==> flow/design.v <==
module SR16(
    input                   clk,
    input                   rst_n,
    input [11:0]             in_r,  
    input [11:0]             in_i,  
    output [11:0]            out_r, 
    output [11:0]            out_i  
);
                    parameter LENGTH = 16;
    integer i;
    reg [11:0] r_bus [LENGTH-1:0];
    reg [11:0] i_bus [LENGTH-1:0];
    assign out_r = r_bus[0];
    assign out_i = i_bus[0];
    always@ (posedge clk or negedge rst_n) begin
        if(!rst_n) begin
            for(i = 0; i < LENGTH; i = i+1) begin
                r_bus[i] <= 0;
                i_bus[i] <= 0;
            end
        end
        else begin
            r_bus[LENGTH-1] <= in_r;
            i_bus[LENGTH-1] <= in_i;
            for(i = 0; i < (LENGTH-1); i = i+1) begin
                r_bus[i] <= r_bus[i+1];
                i_bus[i] <= i_bus[i+1];
            end
        end
    end
endmodule
module SR8(
    input                   clk,
    input                   rst_n,
    input [14:0]            in_r,
    input [14:0]            in_i,
    output [14:0]           out_r,
    output [14:0]           out_i
);
                    parameter LENGTH = 8;
    integer i;
    reg [14:0] r_bus [LENGTH-1:0];
    reg [14:0] i_bus [LENGTH-1:0];
    assign out_r = r_bus[0];
    assign out_i = i_bus[0];
    always@ (posedge clk or negedge rst_n) begin
        if(!rst_n) begin
            for(i = 0; i < LENGTH; i = i+1) begin
                r_bus[i] <= 0;
                i_bus[i] <= 0;
            end
        end
        else begin
            r_bus[LENGTH-1] <= in_r;
            i_bus[LENGTH-1] <= in_i;
            for(i = 0; i < (LENGTH-1); i = i+1) begin
                r_bus[i] <= r_bus[i+1];
                i_bus[i] <= i_bus[i+1];
            end
        end
    end
endmodule
module SR4(
    input                   clk,
    input                   rst_n,
    input [15:0]            in_r,
    input [15:0]            in_i,
    output [15:0]           out_r,
    output [15:0]           out_i
);
                    parameter LENGTH = 4;
    integer i;
    reg [15:0] r_bus [LENGTH-1:0];
    reg [15:0] i_bus [LENGTH-1:0];
    assign out_r = r_bus[0];
    assign out_i = i_bus[0];
    always@ (posedge clk or negedge rst_n) begin
        if(!rst_n) begin
            for(i = 0; i < LENGTH; i = i+1) begin
                r_bus[i] <= 0;
                i_bus[i] <= 0;
            end
        end
        else begin
            r_bus[LENGTH-1] <= in_r;
            i_bus[LENGTH-1] <= in_i;
            for(i = 0; i < (LENGTH-1); i = i+1) begin
                r_bus[i] <= r_bus[i+1];
                i_bus[i] <= i_bus[i+1];
            end
        end
    end
endmodule
module SR2(
    input                   clk,
    input                   rst_n,
    input [16:0]            in_r,
    input [16:0]            in_i,
    output [16:0]           out_r,
    output [16:0]           out_i
);
                    parameter LENGTH = 2;
    integer i;
    reg [16:0] r_bus [LENGTH-1:0];
    reg [16:0] i_bus [LENGTH-1:0];
    assign out_r = r_bus[0];
    assign out_i = i_bus[0];
    always@ (posedge clk or negedge rst_n) begin
        if(!rst_n) begin
            for(i = 0; i < LENGTH; i = i+1) begin
                r_bus[i] <= 0;
                i_bus[i] <= 0;
            end
        end
        else begin
            r_bus[LENGTH-1] <= in_r;
            i_bus[LENGTH-1] <= in_i;
            for(i = 0; i < (LENGTH-1); i = i+1) begin
                r_bus[i] <= r_bus[i+1];
                i_bus[i] <= i_bus[i+1];
            end
        end
    end
endmodule
module SR1(
    input                   clk,
    input                   rst_n,
    input [17:0]            in_r,
    input [17:0]            in_i,
    output [17:0]           out_r,
    output [17:0]           out_i
);
                    parameter LENGTH = 1;
    integer i;
    reg [17:0] r_bus [LENGTH-1:0];
    reg [17:0] i_bus [LENGTH-1:0];
    assign out_r = r_bus[0];
    assign out_i = i_bus[0];
    always@ (posedge clk or negedge rst_n) begin
        if(!rst_n) begin
            for(i = 0; i < LENGTH; i = i+1) begin
                r_bus[i] <= 0;
                i_bus[i] <= 0;
            end
        end
        else begin
            r_bus[LENGTH-1] <= in_r;
            i_bus[LENGTH-1] <= in_i;
            for(i = 0; i < (LENGTH-1); i = i+1) begin
                r_bus[i] <= r_bus[i+1];
                i_bus[i] <= i_bus[i+1];
            end
        end
    end
endmodule
module CTRL16(
    input                       clk,
    input                       rst_n,
    input                       valid_i,
    input signed [10:0]          data_in_r,  
    input signed [10:0]          data_in_i,  
    output reg                  valid_o,         
    output reg [1:0]            state,
    output reg signed [10:0]     data_out_r,  
    output reg signed [10:0]     data_out_i,  
    output reg signed [7:0]     WN_r,
    output reg signed [7:0]     WN_i
);
    parameter IDLE      = 2'b00;
    parameter FIRST     = 2'b01;
    parameter SECOND    = 2'b10;
    parameter WAITING   = 2'b11;
    reg [8:0] count, next_count;
    reg [1:0] next_state;
    reg next_valid_o;
    always@(*) begin
        next_count = count;
        next_state = state;
        next_valid_o = valid_o;
        case(state)
            IDLE: begin
                next_count = 0;
                if(valid_i) begin
                    next_state = WAITING;
                    next_count = 1;
                end
            end
            WAITING: begin
                next_count = count + 1;
                if(count == 16) begin
                    next_state = FIRST;
                    next_valid_o = 1;
                end
            end
            FIRST: begin
                next_count = count + 1;
                if(count == 32) begin
                    next_state = SECOND;
                end
            end
            SECOND: begin
                next_count = count + 1;
                if(count == 48) begin
                    if(valid_i) begin
                        next_state = FIRST;
                        next_count = 17;
                    end
                    else begin
                        next_state = IDLE;
                        next_count = 0;
                        next_valid_o = 0;
                    end
                end
            end
        endcase
    end
    always@(*) begin
        case(count)
            33: begin
                WN_r = 8'b01000000;
                WN_i = 8'b00000000;
            end
            34: begin
                WN_r = 8'b00111110;
                WN_i = 8'b11110011;
            end
            35: begin
                WN_r = 8'b00111011;
                WN_i = 8'b11100111;
            end
            36: begin
                WN_r = 8'b00110101;
                WN_i = 8'b11011100;
            end
            37: begin
                WN_r = 8'b00101101;
                WN_i = 8'b11010010;
            end
            38: begin
                WN_r = 8'b00100011;
                WN_i = 8'b11001010;
            end
            39: begin
                WN_r = 8'b00011000;
                WN_i = 8'b11000100;
            end
            40: begin
                WN_r = 8'b00001100;
                WN_i = 8'b11000001;
            end
            41: begin
                WN_r = 8'b00000000;
                WN_i = 8'b11000000;
            end
            42: begin
                WN_r = 8'b11110011;
                WN_i = 8'b11000001;
            end
            43: begin
                WN_r = 8'b11100111;
                WN_i = 8'b11000100;
            end
            44: begin
                WN_r = 8'b11011100;
                WN_i = 8'b11001010;
            end
            45: begin
                WN_r = 8'b11010010;
                WN_i = 8'b11010010;
            end
            46: begin
                WN_r = 8'b11001010;
                WN_i = 8'b11011100;
            end
            47: begin
                WN_r = 8'b11000100;
                WN_i = 8'b11100111;
            end
            48: begin
                WN_r = 8'b11000001;
                WN_i = 8'b11110011;
            end
            default: begin
                WN_r = 8'b00000000;
                WN_i = 8'b00000000;
            end
        endcase
    end
    always@(posedge clk or negedge rst_n) begin
        if(!rst_n) begin
            state <= IDLE;
            count <= 0;
            data_out_r <= 0;
            data_out_i <= 0;
            valid_o <= 0;
        end
        else begin
            state <= next_state;
            count <= next_count;
            data_out_r <= data_in_r;
            data_out_i <= data_in_i;
            valid_o <= next_valid_o;
        end
    end
endmodule
module CTRL8(
    input                       clk,
    input                       rst_n,
    input                       valid_i,
    input signed [13:0]         data_in_r,
    input signed [13:0]         data_in_i,
    output reg                  valid_o,         
    output reg [1:0]            state,
    output reg signed [13:0]    data_out_r,
    output reg signed [13:0]    data_out_i,
    output reg signed [7:0]     WN_r,
    output reg signed [7:0]     WN_i
);
    parameter IDLE      = 2'b00;
    parameter FIRST     = 2'b01;
    parameter SECOND    = 2'b10;
    parameter WAITING   = 2'b11;
    reg [8:0] count, next_count;
    reg [1:0] next_state;
    reg next_valid_o;
    always@(*) begin
        next_count = count;
        next_state = state;
        next_valid_o = valid_o;
        case(state)
            IDLE: begin
                next_count = 0;
                if(valid_i) begin
                    next_state = WAITING;
                    next_count = 1;
                end
            end
            WAITING: begin
                next_count = count + 1;
                if(count == 8) begin
                    next_state = FIRST;
                    next_valid_o = 1;
                end
            end
            FIRST: begin
                next_count = count + 1;
                if(count == 16) begin
                    next_state = SECOND;
                end
            end
            SECOND: begin
                next_count = count + 1;
                if(count == 24) begin
                    if(valid_i) begin
                        next_state = FIRST;
                        next_count = 9;
                    end
                    else begin
                        next_state = IDLE;
                        next_count = 0;
                        next_valid_o = 0;
                    end
                end
            end
        endcase
    end
    always@(*) begin
        case(count)
            17: begin
                WN_r = 8'b01000000;
                WN_i = 8'b00000000;
            end
            18: begin
                WN_r = 8'b00111011;
                WN_i = 8'b11100111;
            end
            19: begin
                WN_r = 8'b00101101;
                WN_i = 8'b11010010;
            end
            20: begin
                WN_r = 8'b00011000;
                WN_i = 8'b11000100;
            end
            21: begin
                WN_r = 8'b00000000;
                WN_i = 8'b11000000;
            end
            22: begin
                WN_r = 8'b11100111;
                WN_i = 8'b11000100;
            end
            23: begin
                WN_r = 8'b11010010;
                WN_i = 8'b11010010;
            end
            24: begin
                WN_r = 8'b11000100;
                WN_i = 8'b11100111;
            end
            default: begin
                WN_r = 8'b00000000;
                WN_i = 8'b00000000;
            end
        endcase
    end
    always@(posedge clk or negedge rst_n) begin
        if(!rst_n) begin
            state <= IDLE;
            count <= 0;
            data_out_r <= 0;
            data_out_i <= 0;
            valid_o <= 0;
        end
        else begin
            state <= next_state;
            count <= next_count;
            data_out_r <= data_in_r;
            data_out_i <= data_in_i;
            valid_o <= next_valid_o;
        end
    end
endmodule
module CTRL4(
    input                       clk,
    input                       rst_n,
    input                       valid_i,
    input signed [14:0]         data_in_r,
    input signed [14:0]         data_in_i,
    output reg                  valid_o,         
    output reg [1:0]            state,
    output reg signed [14:0]    data_out_r,
    output reg signed [14:0]    data_out_i,
    output reg [7:0]            WN_r,
    output reg [7:0]            WN_i
);
    parameter IDLE      = 2'b00;
    parameter FIRST     = 2'b01;
    parameter SECOND    = 2'b10;
    parameter WAITING   = 2'b11;
    parameter ZERO      = 2'b00;
    parameter ONE       = 2'b01;
    parameter TWO       = 2'b10;
    parameter THREE     = 2'b11;
    reg [8:0] count, next_count;
    reg [1:0] next_state;
    reg next_valid_o;
    always@(*) begin
        next_count = count;
        next_state = state;
        next_valid_o = valid_o;
        case(state)
            IDLE: begin
                next_count = 0;
                if(valid_i) begin
                    next_state = WAITING;
                    next_count = 1;
                end
            end
            WAITING: begin
                next_count = count + 1;
                if(count == 4) begin
                    next_state = FIRST;
                    next_valid_o = 1;
                end
            end
            FIRST: begin
                next_count = count + 1;
                if(count == 8) begin
                    next_state = SECOND;
                end
            end
            SECOND: begin
                next_count = count + 1;
                if(count == 12) begin
                    if(valid_i) begin
                        next_state = FIRST;
                        next_count = 5;
                    end
                    else begin
                        next_state = IDLE;
                        next_count = 0;
                        next_valid_o = 0;
                    end
                end
            end
        endcase
    end
    always@(*) begin
        case(count)
            9: begin
                WN_r = 8'b01000000;
                WN_i = 8'b00000000;
            end
            10: begin
                WN_r = 8'b00101101;
                WN_i = 8'b11010010;
            end
            11: begin
                WN_r = 8'b00000000;
                WN_i = 8'b11000000;
            end
            12: begin
                WN_r = 8'b11010010;
                WN_i = 8'b11010010;
            end
            default: begin
                WN_r = 8'b00000000;
                WN_i = 8'b00000000;
            end
        endcase
    end
    always@(posedge clk or negedge rst_n) begin
        if(!rst_n) begin
            state <= IDLE;
            count <= 0;
            data_out_r <= 0;
            data_out_i <= 0;
            valid_o <= 0;
        end
        else begin
            state <= next_state;
            count <= next_count;
            data_out_r <= data_in_r;
            data_out_i <= data_in_i;
            valid_o <= next_valid_o;
        end
    end
endmodule
module CTRL2(
    input                       clk,
    input                       rst_n,
    input                       valid_i,
    input signed [15:0]         data_in_r,
    input signed [15:0]         data_in_i,
    output reg                  valid_o,         
    output reg [1:0]            state,
    output reg signed [15:0]    data_out_r,
    output reg signed [15:0]    data_out_i,
    output reg [1:0]            WN
);
    parameter IDLE      = 2'b00;
    parameter FIRST     = 2'b01;
    parameter SECOND    = 2'b10;
    parameter WAITING   = 2'b11;
    parameter ZERO      = 2'b00;
    parameter ONE       = 2'b01;
    parameter TWO       = 2'b10;
    parameter THREE     = 2'b11;
    reg [8:0] count, next_count;
    reg [1:0] next_state;
    reg next_valid_o;
    always@(*) begin
        next_count = count;
        next_state = state;
        next_valid_o = valid_o;
        case(state)
            IDLE: begin
                next_count = 0;
                if(valid_i) begin
                    next_state = WAITING;
                    next_count = 1;
                end
            end
            WAITING: begin
                next_count = count + 1;
                if(count == 2) begin
                    next_state = FIRST;
                    next_valid_o = 1;
                end
            end
            FIRST: begin
                next_count = count + 1;
                if(count == 4) begin
                    next_state = SECOND;
                end
            end
            SECOND: begin
                next_count = count + 1;
                if(count == 6) begin
                    if(valid_i) begin
                        next_state = FIRST;
                        next_count = 3;
                    end
                    else begin
                        next_state = IDLE;
                        next_count = 0;
                        next_valid_o = 0;
                    end
                end
            end
        endcase
    end
    always@(*) begin
        case(count)
            5:      WN = ZERO;  
            6:      WN = ONE;   
            default: WN = ZERO;
        endcase
    end
    always@(posedge clk or negedge rst_n) begin
        if(!rst_n) begin
            state <= IDLE;
            count <= 0;
            data_out_r <= 0;
            data_out_i <= 0;
            valid_o <= 0;
        end
        else begin
            state <= next_state;
            count <= next_count;
            data_out_r <= data_in_r;
            data_out_i <= data_in_i;
            valid_o <= next_valid_o;
        end
    end
endmodule
module CTRL1(
    input                       clk,
    input                       rst_n,
    input                       valid_i,
    input signed [16:0]         data_in_r,
    input signed [16:0]         data_in_i,
    output reg                  valid_o,         
    output reg [1:0]            state,
    output reg signed [16:0]    data_out_r,
    output reg signed [16:0]    data_out_i
);
    parameter IDLE      = 2'b00;
    parameter FIRST     = 2'b01;
    parameter SECOND    = 2'b10;
    parameter WAITING   = 2'b11;
    reg [8:0] count, next_count;
    reg [1:0] next_state;
    reg next_valid_o;
    always@(*) begin
        next_count = count;
        next_state = state;
        next_valid_o = valid_o;
        case(state)
            IDLE: begin
                next_count = 0;
                if(valid_i) begin
                    next_state = WAITING;
                    next_count = 1;
                end
            end
            WAITING: begin
                next_count = count + 1;
                if(count == 1) begin
                    next_state = FIRST;
                    next_valid_o = 1;
                end
            end
            FIRST: begin
                next_count = count + 1;
                if(count == 2) begin
                    next_state = SECOND;
                end
            end
            SECOND: begin
                next_count = count + 1;
                if(count == 3) begin
                    if(valid_i) begin
                        next_state = FIRST;
                        next_count = 2;
                    end
                    else begin
                        next_state = IDLE;
                        next_count = 0;
                        next_valid_o = 0;
                    end
                end
            end
        endcase
    end
    always@(posedge clk or negedge rst_n) begin
        if(!rst_n) begin
            state <= IDLE;
            count <= 0;
            data_out_r <= 0;
            data_out_i <= 0;
            valid_o <= 0;
        end
        else begin
            state <= next_state;
            count <= next_count;
            data_out_r <= data_in_r;
            data_out_i <= data_in_i;
            valid_o <= next_valid_o;
        end
    end
endmodule
module BUTTERFLY_R2_1(
    input [1:0]                 state,
    input signed [10:0]          A_r,
    input signed [10:0]          A_i,
    input signed [11:0]          B_r,
    input signed [11:0]          B_i,
    input signed [7:0]          WN_r,
    input signed [7:0]          WN_i,
    output reg signed [13:0]    out_r,
    output reg signed [13:0]    out_i,
    output reg signed [11:0]     SR_r,
    output reg signed [11:0]     SR_i
);
    parameter IDLE      = 2'b00;
    parameter FIRST     = 2'b01;
    parameter SECOND    = 2'b10;
    parameter WAITING   = 2'b11;
    wire signed [19:0] mul13, mul24, mul14, mul23;
    wire signed [20:0] tempA, tempB;
    wire signed [11:0] A_ext_r, A_ext_i;
    wire signed [12:0] ApB_r, ApB_i;
    wire signed [12:0] AmB_r, AmB_i;
    assign A_ext_r = {A_r[10], A_r};
    assign A_ext_i = {A_i[10], A_i};
    assign ApB_r = A_ext_r + B_r;
    assign ApB_i = A_ext_i + B_i;
    assign AmB_r = B_r - A_ext_r;
    assign AmB_i = B_i - A_ext_i;
    assign mul13 = B_r * WN_r;
    assign mul24 = B_i * WN_i;
    assign mul14 = B_r * WN_i;
    assign mul23 = B_i * WN_r;
    assign tempA = mul13 - mul24;
    assign tempB = mul14 + mul23;
    always@(*) begin
        case(state)          
            IDLE: begin
                out_r = 0;
                out_i = 0;
                SR_r = 0;
                SR_i = 0;
            end
            WAITING: begin
                out_r = 0;
                out_i = 0;
                SR_r = A_ext_r;
                SR_i = A_ext_i;
            end
            FIRST: begin
                out_r = {ApB_r[12:0], 1'b0};
                out_i = {ApB_i[12:0], 1'b0};
                SR_r = AmB_r[11:0];  
                SR_i = AmB_i[11:0];
            end
            SECOND: begin
                out_r = {tempA[18:5]};
                out_i = {tempB[18:5]};
                SR_r = A_ext_r;
                SR_i = A_ext_i;
            end
            default: begin
                out_r = 0;
                out_i = 0;
                SR_r = 0;
                SR_i = 0;
            end
        endcase
    end
endmodule
module BUTTERFLY_R2_2(
    input [1:0]                 state,
    input signed [13:0]         A_r,
    input signed [13:0]         A_i,
    input signed [14:0]         B_r,
    input signed [14:0]         B_i,
    input signed [7:0]          WN_r,
    input signed [7:0]          WN_i,
    output reg signed [14:0]    out_r,
    output reg signed [14:0]    out_i,
    output reg signed [14:0]    SR_r,
    output reg signed [14:0]    SR_i
);
    parameter IDLE      = 2'b00;
    parameter FIRST     = 2'b01;
    parameter SECOND    = 2'b10;
    parameter WAITING   = 2'b11;
    wire signed [22:0] mul13, mul24, mul14, mul23;
    wire signed [23:0] tempA, tempB;
    assign mul13 = B_r * WN_r;
    assign mul24 = B_i * WN_i;
    assign mul14 = B_r * WN_i;
    assign mul23 = B_i * WN_r;
    assign tempA = mul13 - mul24;
    assign tempB = mul14 + mul23;
    always@(*) begin
        case(state)          
            IDLE: begin
                out_r = 0;
                out_i = 0;
                SR_r = 0;
                SR_i = 0;
            end
            WAITING: begin
                out_r = 0;
                out_i = 0;
                SR_r = {A_r[13], A_r};
                SR_i = {A_i[13], A_i};
            end
            FIRST: begin
                out_r = $signed({A_r[13], A_r}) + B_r;
                out_i = $signed({A_i[13], A_i}) + B_i;
                SR_r = B_r - $signed({A_r[13], A_r});  
                SR_i = B_i - $signed({A_i[13], A_i});
            end
            SECOND: begin
                out_r = tempA[20:6];
                out_i = tempB[20:6];
                SR_r = {A_r[13], A_r};
                SR_i = {A_i[13], A_i};
            end
            default: begin
                out_r = 0;
                out_i = 0;
                SR_r = 0;
                SR_i = 0;
            end
        endcase
    end
endmodule
module BUTTERFLY_R2_3(
    input [1:0]                 state,
    input signed [14:0]         A_r,
    input signed [14:0]         A_i,
    input signed [15:0]         B_r,
    input signed [15:0]         B_i,
    input signed [7:0]          WN_r,
    input signed [7:0]          WN_i,
    output reg signed [15:0]    out_r,
    output reg signed [15:0]    out_i,
    output reg signed [15:0]    SR_r,
    output reg signed [15:0]    SR_i
);
    parameter IDLE      = 2'b00;
    parameter FIRST     = 2'b01;
    parameter SECOND    = 2'b10;
    parameter WAITING   = 2'b11;
    parameter ZERO      = 2'b00;
    parameter ONE       = 2'b01;
    parameter TWO       = 2'b10;
    parameter THREE     = 2'b11;
    wire signed [23:0] mul13, mul24, mul14, mul23;
    wire signed [24:0] tempA, tempB;
    assign mul13 = B_r * WN_r;
    assign mul24 = B_i * WN_i;
    assign mul14 = B_r * WN_i;
    assign mul23 = B_i * WN_r;
    assign tempA = mul13 - mul24;
    assign tempB = mul14 + mul23;
    always@(*) begin
        case(state)          
            IDLE: begin
                out_r = 0;
                out_i = 0;
                SR_r = 0;
                SR_i = 0;
            end
            WAITING: begin
                out_r = 0;
                out_i = 0;
                SR_r = {A_r[14], A_r};
                SR_i = {A_i[14], A_i};
            end
            FIRST: begin
                out_r = $signed({A_r[14], A_r}) + B_r;
                out_i = $signed({A_i[14], A_i}) + B_i;
                SR_r = B_r - $signed({A_r[14], A_r});  
                SR_i = B_i - $signed({A_i[14], A_i});
            end
            SECOND: begin
                out_r = tempA[21:6];
                out_i = tempB[21:6];
                SR_r = {A_r[14], A_r};
                SR_i = {A_i[14], A_i};
            end
            default: begin
                out_r = 0;
                out_i = 0;
                SR_r = 0;
                SR_i = 0;
            end
        endcase
    end
endmodule
module BUTTERFLY_R2_4(
    input [1:0]                 state,
    input signed [15:0]         A_r,
    input signed [15:0]         A_i,
    input signed [16:0]         B_r,
    input signed [16:0]         B_i,
    input [1:0]                 WN,
    output reg signed [16:0]    out_r,
    output reg signed [16:0]    out_i,
    output reg signed [16:0]    SR_r,
    output reg signed [16:0]    SR_i
);
    parameter IDLE      = 2'b00;
    parameter FIRST     = 2'b01;
    parameter SECOND    = 2'b10;
    parameter WAITING   = 2'b11;
    parameter ZERO      = 2'b00;
    parameter ONE       = 2'b01;
    parameter TWO       = 2'b10;
    parameter THREE     = 2'b11;
    wire [16:0] B_r_neg;
    assign B_r_neg = ~B_r + 1;
    always@(*) begin
        case(state)          
            IDLE: begin
                out_r = 0;
                out_i = 0;
                SR_r = 0;
                SR_i = 0;
            end
            WAITING: begin
                out_r = 0;
                out_i = 0;
                SR_r = {A_r[15], A_r};
                SR_i = {A_i[15], A_i};
            end
            FIRST: begin
                out_r = $signed({A_r[15], A_r}) + B_r;
                out_i = $signed({A_i[15], A_i}) + B_i;
                SR_r = B_r - $signed({A_r[15], A_r});  
                SR_i = B_i - $signed({A_i[15], A_i});
            end
            SECOND: begin
                case(WN)
                    ZERO: begin
                        out_r = B_r;
                        out_i = B_i;
                    end
                    ONE: begin
                        out_r = B_i;
                        out_i = B_r_neg;
                    end
                    default: begin
                        out_r = B_r;
                        out_i = B_i;
                    end
                endcase
                SR_r = {A_r[15], A_r};
                SR_i = {A_i[15], A_i};
            end
            default: begin
                out_r = 0;
                out_i = 0;
                SR_r = 0;
                SR_i = 0;
            end
        endcase
    end
endmodule
module BUTTERFLY_R2_5(
    input [1:0]                 state,
    input signed [16:0]         A_r,
    input signed [16:0]         A_i,
    input signed [17:0]         B_r,
    input signed [17:0]         B_i,
    output reg signed [16:0]    out_r,
    output reg signed [16:0]    out_i,
    output reg signed [17:0]    SR_r,
    output reg signed [17:0]    SR_i
);
    parameter IDLE      = 2'b00;
    parameter FIRST     = 2'b01;
    parameter SECOND    = 2'b10;
    parameter WAITING   = 2'b11;
    always@(*) begin
        case(state)          
            IDLE: begin
                out_r = 0;
                out_i = 0;
                SR_r = 0;
                SR_i = 0;
            end
            WAITING: begin
                out_r = 0;
                out_i = 0;
                SR_r = {A_r[16], A_r};
                SR_i = {A_i[16], A_i};
            end
            FIRST: begin
                out_r = $signed({A_r[16], A_r}) + B_r[17:0];
                out_i = $signed({A_i[16], A_i}) + B_i[17:0];
                SR_r = B_r - $signed({A_r[16], A_r});  
                SR_i = B_i - $signed({A_i[16], A_i});
            end
            SECOND: begin
                out_r = B_r[16:0];
                out_i = B_i[16:0];
                SR_r = {A_r[16], A_r};
                SR_i = {A_i[16], A_i};
            end
            default: begin
                out_r = 0;
                out_i = 0;
                SR_r = 0;
                SR_i = 0;
            end
        endcase
    end
endmodule
module STAGE1(
    input                   clk,
    input                   rst_n,
    input                   valid_i,
    input signed [10:0]      data_in_r,
    input signed [10:0]      data_in_i,
    output                  valid_o,
    output signed [13:0]    data_out_r,
    output signed [13:0]    data_out_i
);
    reg  [10:0] data_in_r_r, data_in_i_r;
    reg  valid_i_r;
    wire [1:0] state_bus;
    wire [7:0] WN_r_bus, WN_i_bus;
    wire [11:0] SR_r_bus, SR_i_bus;
    wire [11:0] FB_r_bus, FB_i_bus;
    wire [10:0] data_r_bus, data_i_bus;
    CTRL16 Control_unit(
        .clk(clk),
        .rst_n(rst_n),
        .valid_i(valid_i_r),
        .data_in_r(data_in_r_r),
        .data_in_i(data_in_i_r),
        .valid_o(valid_o),
        .state(state_bus),
        .data_out_r(data_r_bus),
        .data_out_i(data_i_bus),
        .WN_r(WN_r_bus),
        .WN_i(WN_i_bus)
    );
    SR16 shiftregister(
        .clk(clk),
        .rst_n(rst_n),
        .in_r(SR_r_bus),
        .in_i(SR_i_bus),
        .out_r(FB_r_bus),
        .out_i(FB_i_bus)
    );
    BUTTERFLY_R2_1 butterfly(
        .state(state_bus),
        .A_r(data_r_bus),
        .A_i(data_i_bus),
        .B_r(FB_r_bus),
        .B_i(FB_i_bus),
        .WN_r(WN_r_bus),
        .WN_i(WN_i_bus),
        .out_r(data_out_r),
        .out_i(data_out_i),
        .SR_r(SR_r_bus),
        .SR_i(SR_i_bus)
    );
    always@(posedge clk or negedge rst_n) begin
        if(!rst_n) begin
            data_in_r_r <= 0;
            data_in_i_r <= 0;
            valid_i_r <= 0;
        end
        else begin
            data_in_r_r <= data_in_r;
            data_in_i_r <= data_in_i;
            valid_i_r <= valid_i;
        end
    end
endmodule
module STAGE2(
    input                   clk,
    input                   rst_n,
    input                   valid_i,
    input signed [13:0]     data_in_r,
    input signed [13:0]     data_in_i,
    output                  valid_o,
    output signed [14:0]    data_out_r,
    output signed [14:0]    data_out_i
);
    reg  [13:0] data_in_r_r, data_in_i_r;
    reg  valid_i_r;
    wire [1:0] state_bus;
    wire [7:0] WN_r_bus, WN_i_bus;
    wire [14:0] SR_r_bus, SR_i_bus;
    wire [14:0] FB_r_bus, FB_i_bus;
    wire [13:0] data_r_bus, data_i_bus;
    CTRL8 Control_unit(
        .clk(clk),
        .rst_n(rst_n),
        .valid_i(valid_i_r),
        .data_in_r(data_in_r_r),
        .data_in_i(data_in_i_r),
        .valid_o(valid_o),
        .state(state_bus),
        .data_out_r(data_r_bus),
        .data_out_i(data_i_bus),
        .WN_r(WN_r_bus),
        .WN_i(WN_i_bus)
    );
    SR8 shiftregister(
        .clk(clk),
        .rst_n(rst_n),
        .in_r(SR_r_bus),
        .in_i(SR_i_bus),
        .out_r(FB_r_bus),
        .out_i(FB_i_bus)
    );
    BUTTERFLY_R2_2 butterfly(
        .state(state_bus),
        .A_r(data_r_bus),
        .A_i(data_i_bus),
        .B_r(FB_r_bus),
        .B_i(FB_i_bus),
        .WN_r(WN_r_bus),
        .WN_i(WN_i_bus),
        .out_r(data_out_r),
        .out_i(data_out_i),
        .SR_r(SR_r_bus),
        .SR_i(SR_i_bus)
    );
    always@(posedge clk or negedge rst_n) begin
        if(!rst_n) begin
            data_in_r_r <= 0;
            data_in_i_r <= 0;
            valid_i_r <= 0;
        end
        else begin
            data_in_r_r <= data_in_r;
            data_in_i_r <= data_in_i;
            valid_i_r <= valid_i;
        end
    end
endmodule
module STAGE3(
    input                   clk,
    input                   rst_n,
    input                   valid_i,
    input signed [14:0]     data_in_r,
    input signed [14:0]     data_in_i,
    output                  valid_o,
    output signed [15:0]    data_out_r,
    output signed [15:0]    data_out_i
);
    reg  [14:0] data_in_r_r, data_in_i_r;
    reg  valid_i_r;
    wire [1:0] state_bus;
    wire [7:0] WN_r_bus, WN_i_bus;
    wire [15:0] SR_r_bus, SR_i_bus;
    wire [15:0] FB_r_bus, FB_i_bus;
    wire [14:0] data_r_bus, data_i_bus;
    CTRL4 Control_unit(
        .clk(clk),
        .rst_n(rst_n),
        .valid_i(valid_i_r),
        .data_in_r(data_in_r_r),
        .data_in_i(data_in_i_r),
        .valid_o(valid_o),
        .state(state_bus),
        .data_out_r(data_r_bus),
        .data_out_i(data_i_bus),
        .WN_r(WN_r_bus),
        .WN_i(WN_i_bus)
    );
    SR4 shiftregister(
        .clk(clk),
        .rst_n(rst_n),
        .in_r(SR_r_bus),
        .in_i(SR_i_bus),
        .out_r(FB_r_bus),
        .out_i(FB_i_bus)
    );
    BUTTERFLY_R2_3 butterfly(
        .state(state_bus),
        .A_r(data_r_bus),
        .A_i(data_i_bus),
        .B_r(FB_r_bus),
        .B_i(FB_i_bus),
        .WN_r(WN_r_bus),
        .WN_i(WN_i_bus),
        .out_r(data_out_r),
        .out_i(data_out_i),
        .SR_r(SR_r_bus),
        .SR_i(SR_i_bus)
    );
    always@(posedge clk or negedge rst_n) begin
        if(!rst_n) begin
            data_in_r_r <= 0;
            data_in_i_r <= 0;
            valid_i_r <= 0;
        end
        else begin
            data_in_r_r <= data_in_r;
            data_in_i_r <= data_in_i;
            valid_i_r <= valid_i;
        end
    end
endmodule
module STAGE4(
    input                   clk,
    input                   rst_n,
    input                   valid_i,
    input signed [15:0]     data_in_r,
    input signed [15:0]     data_in_i,
    output                  valid_o,
    output signed [16:0]    data_out_r,
    output signed [16:0]    data_out_i
);
    reg  [15:0] data_in_r_r, data_in_i_r;
    reg  valid_i_r;
    wire [1:0] state_bus;
    wire [1:0] WN;
    wire [16:0] SR_r_bus, SR_i_bus;
    wire [16:0] FB_r_bus, FB_i_bus;
    wire [15:0] data_r_bus, data_i_bus;
    CTRL2 Control_unit(
        .clk(clk),
        .rst_n(rst_n),
        .valid_i(valid_i_r),
        .data_in_r(data_in_r_r),
        .data_in_i(data_in_i_r),
        .valid_o(valid_o),
        .state(state_bus),
        .data_out_r(data_r_bus),
        .data_out_i(data_i_bus),
        .WN(WN)
    );
    SR2 shiftregister(
        .clk(clk),
        .rst_n(rst_n),
        .in_r(SR_r_bus),
        .in_i(SR_i_bus),
        .out_r(FB_r_bus),
        .out_i(FB_i_bus)
    );
    BUTTERFLY_R2_4 butterfly(
        .state(state_bus),
        .A_r(data_r_bus),
        .A_i(data_i_bus),
        .B_r(FB_r_bus),
        .B_i(FB_i_bus),
        .WN(WN),
        .out_r(data_out_r),
        .out_i(data_out_i),
        .SR_r(SR_r_bus),
        .SR_i(SR_i_bus)
    );
    always@(posedge clk or negedge rst_n) begin
        if(!rst_n) begin
            data_in_r_r <= 0;
            data_in_i_r <= 0;
            valid_i_r <= 0;
        end
        else begin
            data_in_r_r <= data_in_r;
            data_in_i_r <= data_in_i;
            valid_i_r <= valid_i;
        end
    end
endmodule
module STAGE5(
    input                   clk,
    input                   rst_n,
    input                   valid_i,
    input signed [16:0]     data_in_r,
    input signed [16:0]     data_in_i,
    output                  valid_o,
    output signed [16:0]    data_out_r,
    output signed [16:0]    data_out_i
);
    reg  [16:0] data_in_r_r, data_in_i_r;
    reg  valid_i_r;
    wire [1:0] state_bus;
    wire [17:0] SR_r_bus, SR_i_bus;
    wire [17:0] FB_r_bus, FB_i_bus;
    wire [16:0] data_r_bus, data_i_bus;
    CTRL1 Control_unit(
        .clk(clk),
        .rst_n(rst_n),
        .valid_i(valid_i_r),
        .data_in_r(data_in_r_r),
        .data_in_i(data_in_i_r),
        .valid_o(valid_o),
        .state(state_bus),
        .data_out_r(data_r_bus),
        .data_out_i(data_i_bus)
    );
    SR1 shiftregister(
        .clk(clk),
        .rst_n(rst_n),
        .in_r(SR_r_bus),
        .in_i(SR_i_bus),
        .out_r(FB_r_bus),
        .out_i(FB_i_bus)
    );
    BUTTERFLY_R2_5 butterfly(
        .state(state_bus),
        .A_r(data_r_bus),
        .A_i(data_i_bus),
        .B_r(FB_r_bus),
        .B_i(FB_i_bus),
        .out_r(data_out_r),
        .out_i(data_out_i),
        .SR_r(SR_r_bus),
        .SR_i(SR_i_bus)
    );
    always@(posedge clk or negedge rst_n) begin
        if(!rst_n) begin
            data_in_r_r <= 0;
            data_in_i_r <= 0;
            valid_i_r <= 0;
        end
        else begin
            data_in_r_r <= data_in_r;
            data_in_i_r <= data_in_i;
            valid_i_r <= valid_i;
        end
    end
endmodule
module SORTING(
    clk,
    rst_n,
    start_sorting,
    out_r,
    out_i,
    answer,
    seq
);
input                 clk, rst_n, start_sorting;
input  [16:0]         out_r;
input  [16:0]         out_i;
output [16:0]         answer;
output reg            seq;
integer i, j;
reg [8:0] count, next_count;
reg next_finish;
reg [16:0] answer_moved;
reg start, next_start;
reg [16:0] result[0:63];
reg [16:0] next_result_r[0:31];
reg [16:0] next_result_i[0:31];
assign answer = answer_moved;
always@(*) begin
    next_count = count;
    next_finish = seq;
    next_start = start;
    if(start_sorting || start) begin
        next_count = count + 1; 
        next_start = 1;
    end
    case(count)
        32: answer_moved = result[0];
        33: answer_moved = result[1];
        34: answer_moved = result[2];
        35: answer_moved = result[3];
        36: answer_moved = result[4];
        37: answer_moved = result[5];
        38: answer_moved = result[6];
        39: answer_moved = result[7];
        40: answer_moved = result[8];
        41: answer_moved = result[9];
        42: answer_moved = result[10];
        43: answer_moved = result[11];
        44: answer_moved = result[12];
        45: answer_moved = result[13];
        46: answer_moved = result[14];
        47: answer_moved = result[15];
        48: answer_moved = result[16];
        49: answer_moved = result[17];
        50: answer_moved = result[18];
        51: answer_moved = result[19];
        52: answer_moved = result[20];
        53: answer_moved = result[21];
        54: answer_moved = result[22];
        55: answer_moved = result[23];
        56: answer_moved = result[24];
        57: answer_moved = result[25];
        58: answer_moved = result[26];
        59: answer_moved = result[27];
        60: answer_moved = result[28];
        61: answer_moved = result[29];
        62: answer_moved = result[30];
        63: answer_moved = result[31];
        64: answer_moved = result[32];
        65: answer_moved = result[33];
        66: answer_moved = result[34];
        67: answer_moved = result[35];
        68: answer_moved = result[36];
        69: answer_moved = result[37];
        70: answer_moved = result[38];
        71: answer_moved = result[39];
        72: answer_moved = result[40];
        73: answer_moved = result[41];
        74: answer_moved = result[42];
        75: answer_moved = result[43];
        76: answer_moved = result[44];
        77: answer_moved = result[45];
        78: answer_moved = result[46];
        79: answer_moved = result[47];
        80: answer_moved = result[48];
        81: answer_moved = result[49];
        82: answer_moved = result[50];
        83: answer_moved = result[51];
        84: answer_moved = result[52];
        85: answer_moved = result[53];
        86: answer_moved = result[54];
        87: answer_moved = result[55];
        88: answer_moved = result[56];
        89: answer_moved = result[57];
        90: answer_moved = result[58];
        91: answer_moved = result[59];
        92: answer_moved = result[60];
        93: answer_moved = result[61];
        94: answer_moved = result[62];
        95: answer_moved = result[63];
        default: begin
            answer_moved = 0;
        end    
    endcase
    if(count == 31) next_finish = 1;
    if(count == 95) begin
        next_finish = 0;
        next_start = 0;
        next_count = 0;
    end
end
always@(*) begin
    for (i = 0; i < 32; i = i+1) begin
        next_result_r[i] = result[i];
        next_result_i[i] = result[i+32];
    end
    case(count)
        0 : begin
            if(start_sorting) begin
                next_result_r[0] = out_r;
                next_result_i[0] = out_i;
            end
        end
        1 : begin
            next_result_r[16] = out_r;
            next_result_i[16] = out_i;
        end
        2 : begin
            next_result_r[8] = out_r;
            next_result_i[8] = out_i;
        end
        3 : begin
            next_result_r[24] = out_r;
            next_result_i[24] = out_i;
        end
        4 : begin
            next_result_r[4] = out_r;
            next_result_i[4] = out_i;
        end
        5 : begin
            next_result_r[20] = out_r;
            next_result_i[20] = out_i;
        end
        6 : begin
            next_result_r[12] = out_r;
            next_result_i[12] = out_i;
        end
        7 : begin
            next_result_r[28] = out_r;
            next_result_i[28] = out_i;
        end
        8 : begin
            next_result_r[2] = out_r;
            next_result_i[2] = out_i;
        end
        9 : begin
            next_result_r[18] = out_r;
            next_result_i[18] = out_i;
        end
        10 : begin
            next_result_r[10] = out_r;
            next_result_i[10] = out_i;
        end
        11 : begin
            next_result_r[26] = out_r;
            next_result_i[26] = out_i;
        end
        12 : begin
            next_result_r[6] = out_r;
            next_result_i[6] = out_i;
        end
        13 : begin
            next_result_r[22] = out_r;
            next_result_i[22] = out_i;
        end
        14 : begin
            next_result_r[14] = out_r;
            next_result_i[14] = out_i;
        end
        15 : begin
            next_result_r[30] = out_r;
            next_result_i[30] = out_i;
        end
        16 : begin
            next_result_r[1] = out_r;
            next_result_i[1] = out_i;
        end
        17 : begin
            next_result_r[17] = out_r;
            next_result_i[17] = out_i;
        end
        18 : begin
            next_result_r[9] = out_r;
            next_result_i[9] = out_i;
        end
        19 : begin
            next_result_r[25] = out_r;
            next_result_i[25] = out_i;
        end
        20 : begin
            next_result_r[5] = out_r;
            next_result_i[5] = out_i;
        end
        21 : begin
            next_result_r[21] = out_r;
            next_result_i[21] = out_i;
        end
        22 : begin
            next_result_r[13] = out_r;
            next_result_i[13] = out_i;
        end
        23 : begin
            next_result_r[29] = out_r;
            next_result_i[29] = out_i;
        end
        24 : begin
            next_result_r[3] = out_r;
            next_result_i[3] = out_i;
        end
        25 : begin
            next_result_r[19] = out_r;
            next_result_i[19] = out_i;
        end
        26 : begin
            next_result_r[11] = out_r;
            next_result_i[11] = out_i;
        end
        27 : begin
            next_result_r[27] = out_r;
            next_result_i[27] = out_i;
        end
        28 : begin
            next_result_r[7] = out_r;
            next_result_i[7] = out_i;
        end
        29 : begin
            next_result_r[23] = out_r;
            next_result_i[23] = out_i;
        end
        30 : begin
            next_result_r[15] = out_r;
            next_result_i[15] = out_i;
        end
        31 : begin
            next_result_r[31] = out_r;
            next_result_i[31] = out_i;
        end
        default: begin
            for (i = 0; i < 32; i = i+1) begin
                next_result_r[i] = result[i];
                next_result_i[i] = result[i+32];
            end
        end
    endcase
end
always@(posedge clk or negedge rst_n) begin
    if(!rst_n)begin
        count <= 0;
        seq <= 0;
        start <= 0;
        for (i = 0; i < 32; i = i+1) begin
            result[i] <= 0;
            result[i+32] <= 0;
        end
    end
    else begin
        count <= next_count;
        seq <= next_finish;
        start <= next_start;
        for (i = 0; i < 32; i = i+1) begin
            result[i] <= next_result_r[i];
            result[i+32] <= next_result_i[i];
        end
    end
end
endmodule
module FFT(
    input                   clk,
    input                   rst_n,
    input                   valid_i,
    input signed [10:0]      x_r,
    output                  finish,
    output signed [16:0]    answer
);
    wire [0:3] valid_o_bus;
    wire [13:0] data_r_bus_1, data_i_bus_1;
    wire [14:0] data_r_bus_2, data_i_bus_2;
    wire [15:0] data_r_bus_3, data_i_bus_3;
    wire [16:0] data_r_bus_4, data_i_bus_4;
    wire [16:0] X_r, X_i;
    wire         done;
    STAGE1 stg1(
        .clk(clk),
        .rst_n(rst_n),
        .valid_i(valid_i),
        .data_in_r(x_r),
        .data_in_i(11'd0),
        .valid_o(valid_o_bus[0]),
        .data_out_r(data_r_bus_1),
        .data_out_i(data_i_bus_1)
    );
    STAGE2 stg2(
        .clk(clk),
        .rst_n(rst_n),
        .valid_i(valid_o_bus[0]),
        .data_in_r(data_r_bus_1),
        .data_in_i(data_i_bus_1),
        .valid_o(valid_o_bus[1]),
        .data_out_r(data_r_bus_2),
        .data_out_i(data_i_bus_2)
    );
    STAGE3 stg3(
        .clk(clk),
        .rst_n(rst_n),
        .valid_i(valid_o_bus[1]),
        .data_in_r(data_r_bus_2),
        .data_in_i(data_i_bus_2),
        .valid_o(valid_o_bus[2]),
        .data_out_r(data_r_bus_3),
        .data_out_i(data_i_bus_3)
    );
    STAGE4 stg4(
        .clk(clk),
        .rst_n(rst_n),
        .valid_i(valid_o_bus[2]),
        .data_in_r(data_r_bus_3),
        .data_in_i(data_i_bus_3),
        .valid_o(valid_o_bus[3]),
        .data_out_r(data_r_bus_4),
        .data_out_i(data_i_bus_4)
    );
    STAGE5 stg5(
        .clk(clk),
        .rst_n(rst_n),
        .valid_i(valid_o_bus[3]),
        .data_in_r(data_r_bus_4),
        .data_in_i(data_i_bus_4),
        .valid_o(done),
        .data_out_r(X_r),
        .data_out_i(X_i)
    );
    SORTING sort(
        .clk(clk),
        .rst_n(rst_n),
        .start_sorting(done),
        .out_r(X_r),
        .out_i(X_i),
        .answer(answer),
        .seq(finish)
);
endmodule
# From RTL to reports: FFT
# The steps from the RTL of FFT to its reports follow in flow order.
# Line numbers count from 1 in the design file above.
setup:
  top_module: "FFT"
  clock: "clk"
  cell_library: "sky130hd"
  lib_corner: "tt_025C_1v80"

# Elaborated design
# Yosys after proc, flatten, opt, wreduce and memory -nomap, before mapping. Print and check cells are not counted.
# Yosys's memory passes give these memory sizes; they may raise the number of words (mostly to a power of two), join words into wider ones and drop unused or constant bits.
bits:
  ff_bits: 2290
  mem_bits_ro: 1504
  memories: 2
  in_bits: 14
  output_inout_bits: 18
mem_list:
  columns: ["memory", "size", "word_bits", "read_ports", "wr", "line", "source"]
  rows:
  - ["(no name shown)", 64, 16, 1, 0, 218, "case(count)"]
  - ["(no name shown)", 32, 15, 1, 0, 368, "case(count)"]
op_classes:
  add_sub_neg: 31
  multipliers: 12
  equal: 154
  n_mux: 104
  bitwise: 6
  reduce_and_logical: 44
ops:
  columns: ["cell", "n"]
  rows:
  - ["parallel mux 17 bit (select 64 bit)", 1]
  - ["multiplier 16 x 8 -> 22 bit", 4]
  - ["multiplier 15 x 8 -> 21 bit", 4]
  - ["multiplier 12 x 8 -> 19 bit", 4]
  - ["== test 9 x 6 -> 1 bit (second input constant)", 34]
  - ["parallel mux 17 bit (select 3 bit)", 6]
  - ["== test 9 x 7 -> 1 bit (second input constant)", 32]
  - ["parallel mux 16 bit (select 3 bit)", 4]
  - ["parallel mux 15 bit (select 3 bit)", 4]
  - ["== test 9 x 5 -> 1 bit (second input constant)", 19]
  - ["parallel mux 9 bit (select 3 bit)", 5]
  - ["== test 9 x 4 -> 1 bit (second input constant)", 14]
  - ["parallel mux 18 bit (select 3 bit)", 2]
  - ["parallel mux 14 bit (select 3 bit)", 2]
  - ["== test 9 x 3 -> 1 bit (second input constant)", 7]
  - ["two-way mux 9 bit", 7]
  - ["adder 9 x 1 -> 9 bit (second input constant)", 6]
  - ["== test 9 x 2 -> 1 bit (second input constant)", 5]
  - ["two-way mux 2 bit", 22]
  - ["OR reduction 2 bit", 21]
  - ["inequality test 2 bit (second input constant)", 20]
  - ["AND reduction 4 bit", 10]
  - ["parallel mux 2 bit (select 4 bit)", 5]
  - ["subtractor 18 x 17 -> 18 bit", 2]
  - ["parallel mux 12 bit (select 3 bit)", 1]
  - ["adder 16 x 17 -> 17 bit", 2]
  - ["subtractor 17 x 16 -> 17 bit", 2]
  - ["adder 17 bit", 2]
# Other operator kinds: 37; their cells: 104.

# Longest topological paths
# Yosys ltp: most cells in a row. Word level: on the elaborated netlist, between registers, memories and ports. Mapped: between sequential cells and ports; inverters and the memories' decode and read muxes count.
depth:
  depth_word: 6
  ABC_AREA: 0
  depth_mapped: 31

# Netlist
# Yosys stat after the flow's synthesis: flattened, memories mapped to cells. It holds for the ABC_AREA given above (unset counts as 0); a run with the other value may have another netlist.
synth_totals:
  cells: 13070
  mapped_area_um2: 133276.6
  seq_area_um2: 57511.4
  ffs: 2298
  buf_cells: 710
by_type:
  columns: ["cell", "n", "type_area_um2"]
  rows:
  - ["sky130_fd_sc_hd__dfrtp_1", 2293, 5.74E+04]
  - ["sky130_fd_sc_hd__fa_1", 1065, 2.13E+04]
  - ["sky130_fd_sc_hd__ha_1", 723, 9.05E+03]
  - ["sky130_fd_sc_hd__nand2_1", 1764, 6621.35]
  - ["sky130_fd_sc_hd__o21ai_0", 1258, 6.3E+03]
  - ["sky130_fd_sc_hd__inv_1", 1649, 6.19E+03]
  - ["sky130_fd_sc_hd__xnor2_1", 318, 2.79E+03]
  - ["sky130_fd_sc_hd__and2_1", 428, 2.68E+03]
  - ["sky130_fd_sc_hd__clkbuf_1", 680, 2.55E+03]
  - ["sky130_fd_sc_hd__nor2_1", 594, 2.23E+03]
  - ["sky130_fd_sc_hd__a22oi_1", 282, 2117.03]
  - ["sky130_fd_sc_hd__a21oi_1", 320, 1.6E+03]
  - ["sky130_fd_sc_hd__a22o_1", 139, 1.22E+03]
  - ["sky130_fd_sc_hd__a221oi_1", 136, 1.19E+03]
  - ["sky130_fd_sc_hd__xor2_1", 125, 1094.8]
  - ["sky130_fd_sc_hd__o31ai_1", 80, 600.576]
  - ["sky130_fd_sc_hd__nor3_1", 118, 590.566]
  - ["sky130_fd_sc_hd__nand4_1", 91, 569.296]
# Other cell types: 69; their cells: 1007.
# The figures by module come from a second, unflattened synthesis with its own total; it is not the netlist above.
unflattened:
  hier_cells: 13020
  area_unflattened_um2: 145203.0
# Each row is one instance without its submodules.
by_module:
  columns: ["module", "n_inst", "cells", "area_um2"]
  rows:
  - ["SORTING", 1, 3490, 47862.2]
  - ["BUTTERFLY_R2_3", 1, 2374, 20095.5]
  - ["BUTTERFLY_R2_2", 1, 2265, 19119.6]
  - ["BUTTERFLY_R2_1", 1, 1887, 16060.4]
  - ["SR16", 1, 384, 9609.2]
  - ["SR8", 1, 240, 6005.8]
  - ["BUTTERFLY_R2_4", 1, 719, 4712.0]
  - ["BUTTERFLY_R2_5", 1, 663, 4294.1]
  - ["SR4", 1, 128, 3203.1]
  - ["SR2", 1, 68, 1701.6]
  - ["CTRL8", 1, 134, 1650.3]
  - ["CTRL16", 1, 157, 1612.8]
  - ["CTRL1", 1, 106, 1567.8]
  - ["CTRL4", 1, 121, 1562.7]
# Further modules, not shown: 8.

# Timing after synthesis
# Source: OpenSTA report_checks on the synthesized netlist (no wires, ideal clock, input and output delay 20% of the period each), path of least setup slack; recovery checks are left aside. Register names are those of the netlist, which keeps one name where synthesis merged equal registers.
synth_path:
  path_type: "register to register"
  from: "register stg2.Control_unit.count[5]"
  to: "register stg3.data_in_i_r[14]"
  tclk_ns: 10.0
  setup_time_ns: 0.121
  t_arrival_ns: 7.451
  path_slack_ns: 2.428
  delay_ns: 7.572
  path_stages: 24
  synth_period_reached_ns: 7.572
# "delay_ns" is the arrival time less input delay plus setup time.
# "path_stages" counts driving pins, that of a launching flip-flop among them; a cell with two outputs on the path counts twice.
# "synth_period_reached_ns" = period - worst setup slack (recovery checks aside). The figure is calculated, with input and output delays left at 20% of the set period.
# The rows between start and end are the longest chain of elaborated cells between them; the timing report does not say that the signal goes this way. Where chains are equally long, one stands for them.
# A line is the first line of the expression or statement that the cell stems from. Yosys adds cells for indexed reads and writes and turns some case tables into memories.
synth_via:
  path_cell_list: "sky130_fd_sc_hd__dfrtp_1 sky130_fd_sc_hd__or4_4 sky130_fd_sc_hd__or2_2 sky130_fd_sc_hd__clkbuf_1 sky130_fd_sc_hd__a21oi_1 sky130_fd_sc_hd__clkbuf_1 sky130_fd_sc_hd__clkbuf_1 sky130_fd_sc_hd__nand2_1 sky130_fd_sc_hd__fa_1 sky130_fd_sc_hd__fa_1 sky130_fd_sc_hd__inv_1 sky130_fd_sc_hd__fa_1 sky130_fd_sc_hd__fa_1 sky130_fd_sc_hd__fa_1 sky130_fd_sc_hd__fa_1 sky130_fd_sc_hd__ha_1 sky130_fd_sc_hd__a21o_1 sky130_fd_sc_hd__a21oi_1 sky130_fd_sc_hd__nor4b_1 sky130_fd_sc_hd__o32ai_2 sky130_fd_sc_hd__o41a_2 sky130_fd_sc_hd__a311o_2 sky130_fd_sc_hd__xnor2_1 sky130_fd_sc_hd__a22o_1"
  elab_chain_cells: 5
  cells_between: 6
  cone_classes: "add/sub (1); mul (2); mux (2); reduce/logical (1)"
synth_lines:
  columns: ["element", "line", "source"]
  rows:
  - ["from (decl)", 323, "reg [8:0] count, next_count;"]
  - ["from (assign)", 410, "count <= 0;"]
  - ["from (assign)", 417, "count <= next_count;"]
  - ["zero test 4 bit", 368, "case(count)"]
  - ["two-way mux 16 bit", 368, null]
  - ["multiplier 15 x 8 -> 21 bit", 784, "assign mul14 = B_r * WN_i;"]
  - ["adder 21 bit", 787, "assign tempB = mul14 + mul23;"]
  - ["parallel mux 15 bit (select 3 bit)", 789, "case(state)"]
  - ["to (assign)", 1188, "data_in_i_r <= 0;"]
  - ["to (assign)", 1193, "data_in_i_r <= data_in_i;"]
  - ["to (decl)", 1144, "reg  [14:0] data_in_r_r, data_in_i_r;"]

# Path in the finished layout
# Path of least setup slack in the final report of entry A (OpenROAD, finished layout, wires in). Where an end is a register, its clock arrival counts in the times.
layout_path:
  path_type: "register to output"
  from: "register sort.count[3]"
  to: "output port answer[16]"
  tclk_ns: 10.0
  out_delay_ns: 2.00
  t_arrival_ns: 6.26
  path_slack_ns: 1.74
  path_stages: 12
# The rows between start and end are the longest chain of elaborated cells between them; the timing report does not say that the signal goes this way. Where chains are equally long, one stands for them.
layout_via:
  path_cell_list: "sky130_fd_sc_hd__dfrtp_1 sky130_fd_sc_hd__nand2_1 sky130_fd_sc_hd__nor2_1 sky130_fd_sc_hd__nand2_1 sky130_fd_sc_hd__nor2_1 sky130_fd_sc_hd__buf_4 sky130_fd_sc_hd__a22o_1 sky130_fd_sc_hd__a221oi_1 sky130_fd_sc_hd__nand4_1 sky130_fd_sc_hd__nor4_2 sky130_fd_sc_hd__nand2_1 sky130_fd_sc_hd__clkdlybuf4s50_1"
  elab_chain_cells: 2
  cells_between: 65
  cone_classes: "eq/ne (64); mux (1)"
layout_lines:
  columns: ["element", "line", "source"]
  rows:
  - ["from (decl)", 1334, "reg [8:0] count, next_count;"]
  - ["from (assign)", 1572, "count <= 0;"]
  - ["from (assign)", 1581, "count <= next_count;"]
  - ["== test 9 x 7 -> 1 bit", 1350, "case(count)"]
  - ["parallel mux 17 bit (select 64 bit)", 1350, null]
  - ["to (decl)", 1597, "output signed [16:0]    answer"]

2 stored runs of FFT in the flow (synthesis by Yosys, layout by OpenROAD, sky130hd cells), in arbitrary order. Constraints: input delay and output delay 20% of the set period each, output load 0.01 pF.
"timing.achieved_period_ns" means the clock period less the worst setup slack. The figure is calculated, with input and output delays left at 20% of the set period.
By "critical_path_time_ns" is meant the share of the clock period that the worst setup path is allowed (20% is reserved at inputs, 20% at outputs), minus its slack. Clock arrival times at its registers enter into it.
By "power.total_mw" is meant OpenSTA's value without simulated activity: inputs other than the clock are taken to toggle once in ten clock periods, and the tool carries that through the logic.

--- entry A ---
==> flow/run.sh <==
#!/bin/bash
# the make line also repeats the synthesis and layout settings of config.mk as NAME=value (left out here)
make -C /OpenROAD-flow-scripts/flow DESIGN_CONFIG=/design/flow/config.mk WORK_HOME=/design/flow/orfs CLKGATE_MAP_FILE= finish
==> flow/config.mk <==
export PLATFORM = sky130hd
export DESIGN_NAME = FFT
export DESIGN_NICKNAME = FFT
export VERILOG_FILES = /design/flow/design.v
export SDC_FILE = /design/flow/constraint.sdc
export NUM_CORES = 4
export LEC_CHECK = 0
export CAP_MARGIN = 25
export CELL_PAD_IN_SITES_DETAIL_PLACEMENT = 0
export CORE_ASPECT_RATIO = 0.59
export CORE_MARGIN = 5
export CORE_UTILIZATION = 67
export CTS_CLUSTER_SIZE = 13
export PLACE_DENSITY = 0.69
export SETUP_SLACK_MARGIN = 1.75
export SLEW_MARGIN = 20
==> flow/constraint.sdc <==
create_clock -name core_clock -period 10.0 [get_ports {clk}]
set_input_delay 2.0000 -clock core_clock [delete_from_list [all_inputs] [get_ports {clk}]]
set_output_delay 2.0000 -clock core_clock [all_outputs]
set_load 0.01 [all_outputs]

==> results, as YAML <==
results:
  timing.setup.tns_ns: 0.000
  timing.setup.ws_ns: 1.743
  timing.achieved_period_ns: 8.257
  critical_path_time_ns: 6.26
  worstPathKind: "register to output"
  yosys_chip_area_um2: 133276.6
  power.total_mw: 17.389
  final_util_pct: 73.0
  die_um2: 208251.0

--- entry B ---
==> flow/run.sh <==
#!/bin/bash
# the make line also repeats the synthesis and layout settings of config.mk as NAME=value (left out here)
make -C /OpenROAD-flow-scripts/flow DESIGN_CONFIG=/design/flow/config.mk WORK_HOME=/design/flow/orfs CLKGATE_MAP_FILE= finish
==> flow/config.mk <==
export PLATFORM = sky130hd
export DESIGN_NAME = FFT
export DESIGN_NICKNAME = FFT
export VERILOG_FILES = /design/flow/design.v
export SDC_FILE = /design/flow/constraint.sdc
export NUM_CORES = 4
export LEC_CHECK = 0
export CAP_MARGIN = 20
export CORE_MARGIN = 2
export CORE_UTILIZATION = 40
export SLEW_MARGIN = 20
==> flow/constraint.sdc <==
create_clock -name core_clock -period 8.83 [get_ports {clk}]
set_input_delay 1.7660 -clock core_clock [delete_from_list [all_inputs] [get_ports {clk}]]
set_output_delay 1.7660 -clock core_clock [all_outputs]
set_load 0.01 [all_outputs]

==> results, as YAML <==
results:
  timing.setup.tns_ns: 0.000
  timing.setup.ws_ns: 0.414
  timing.achieved_period_ns: 8.416
  critical_path_time_ns: 8.42
  worstPathKind: "register to register"
  yosys_chip_area_um2: 133276.6
  power.total_mw: 21.460
  final_util_pct: 44.6
  die_um2: 337823.0
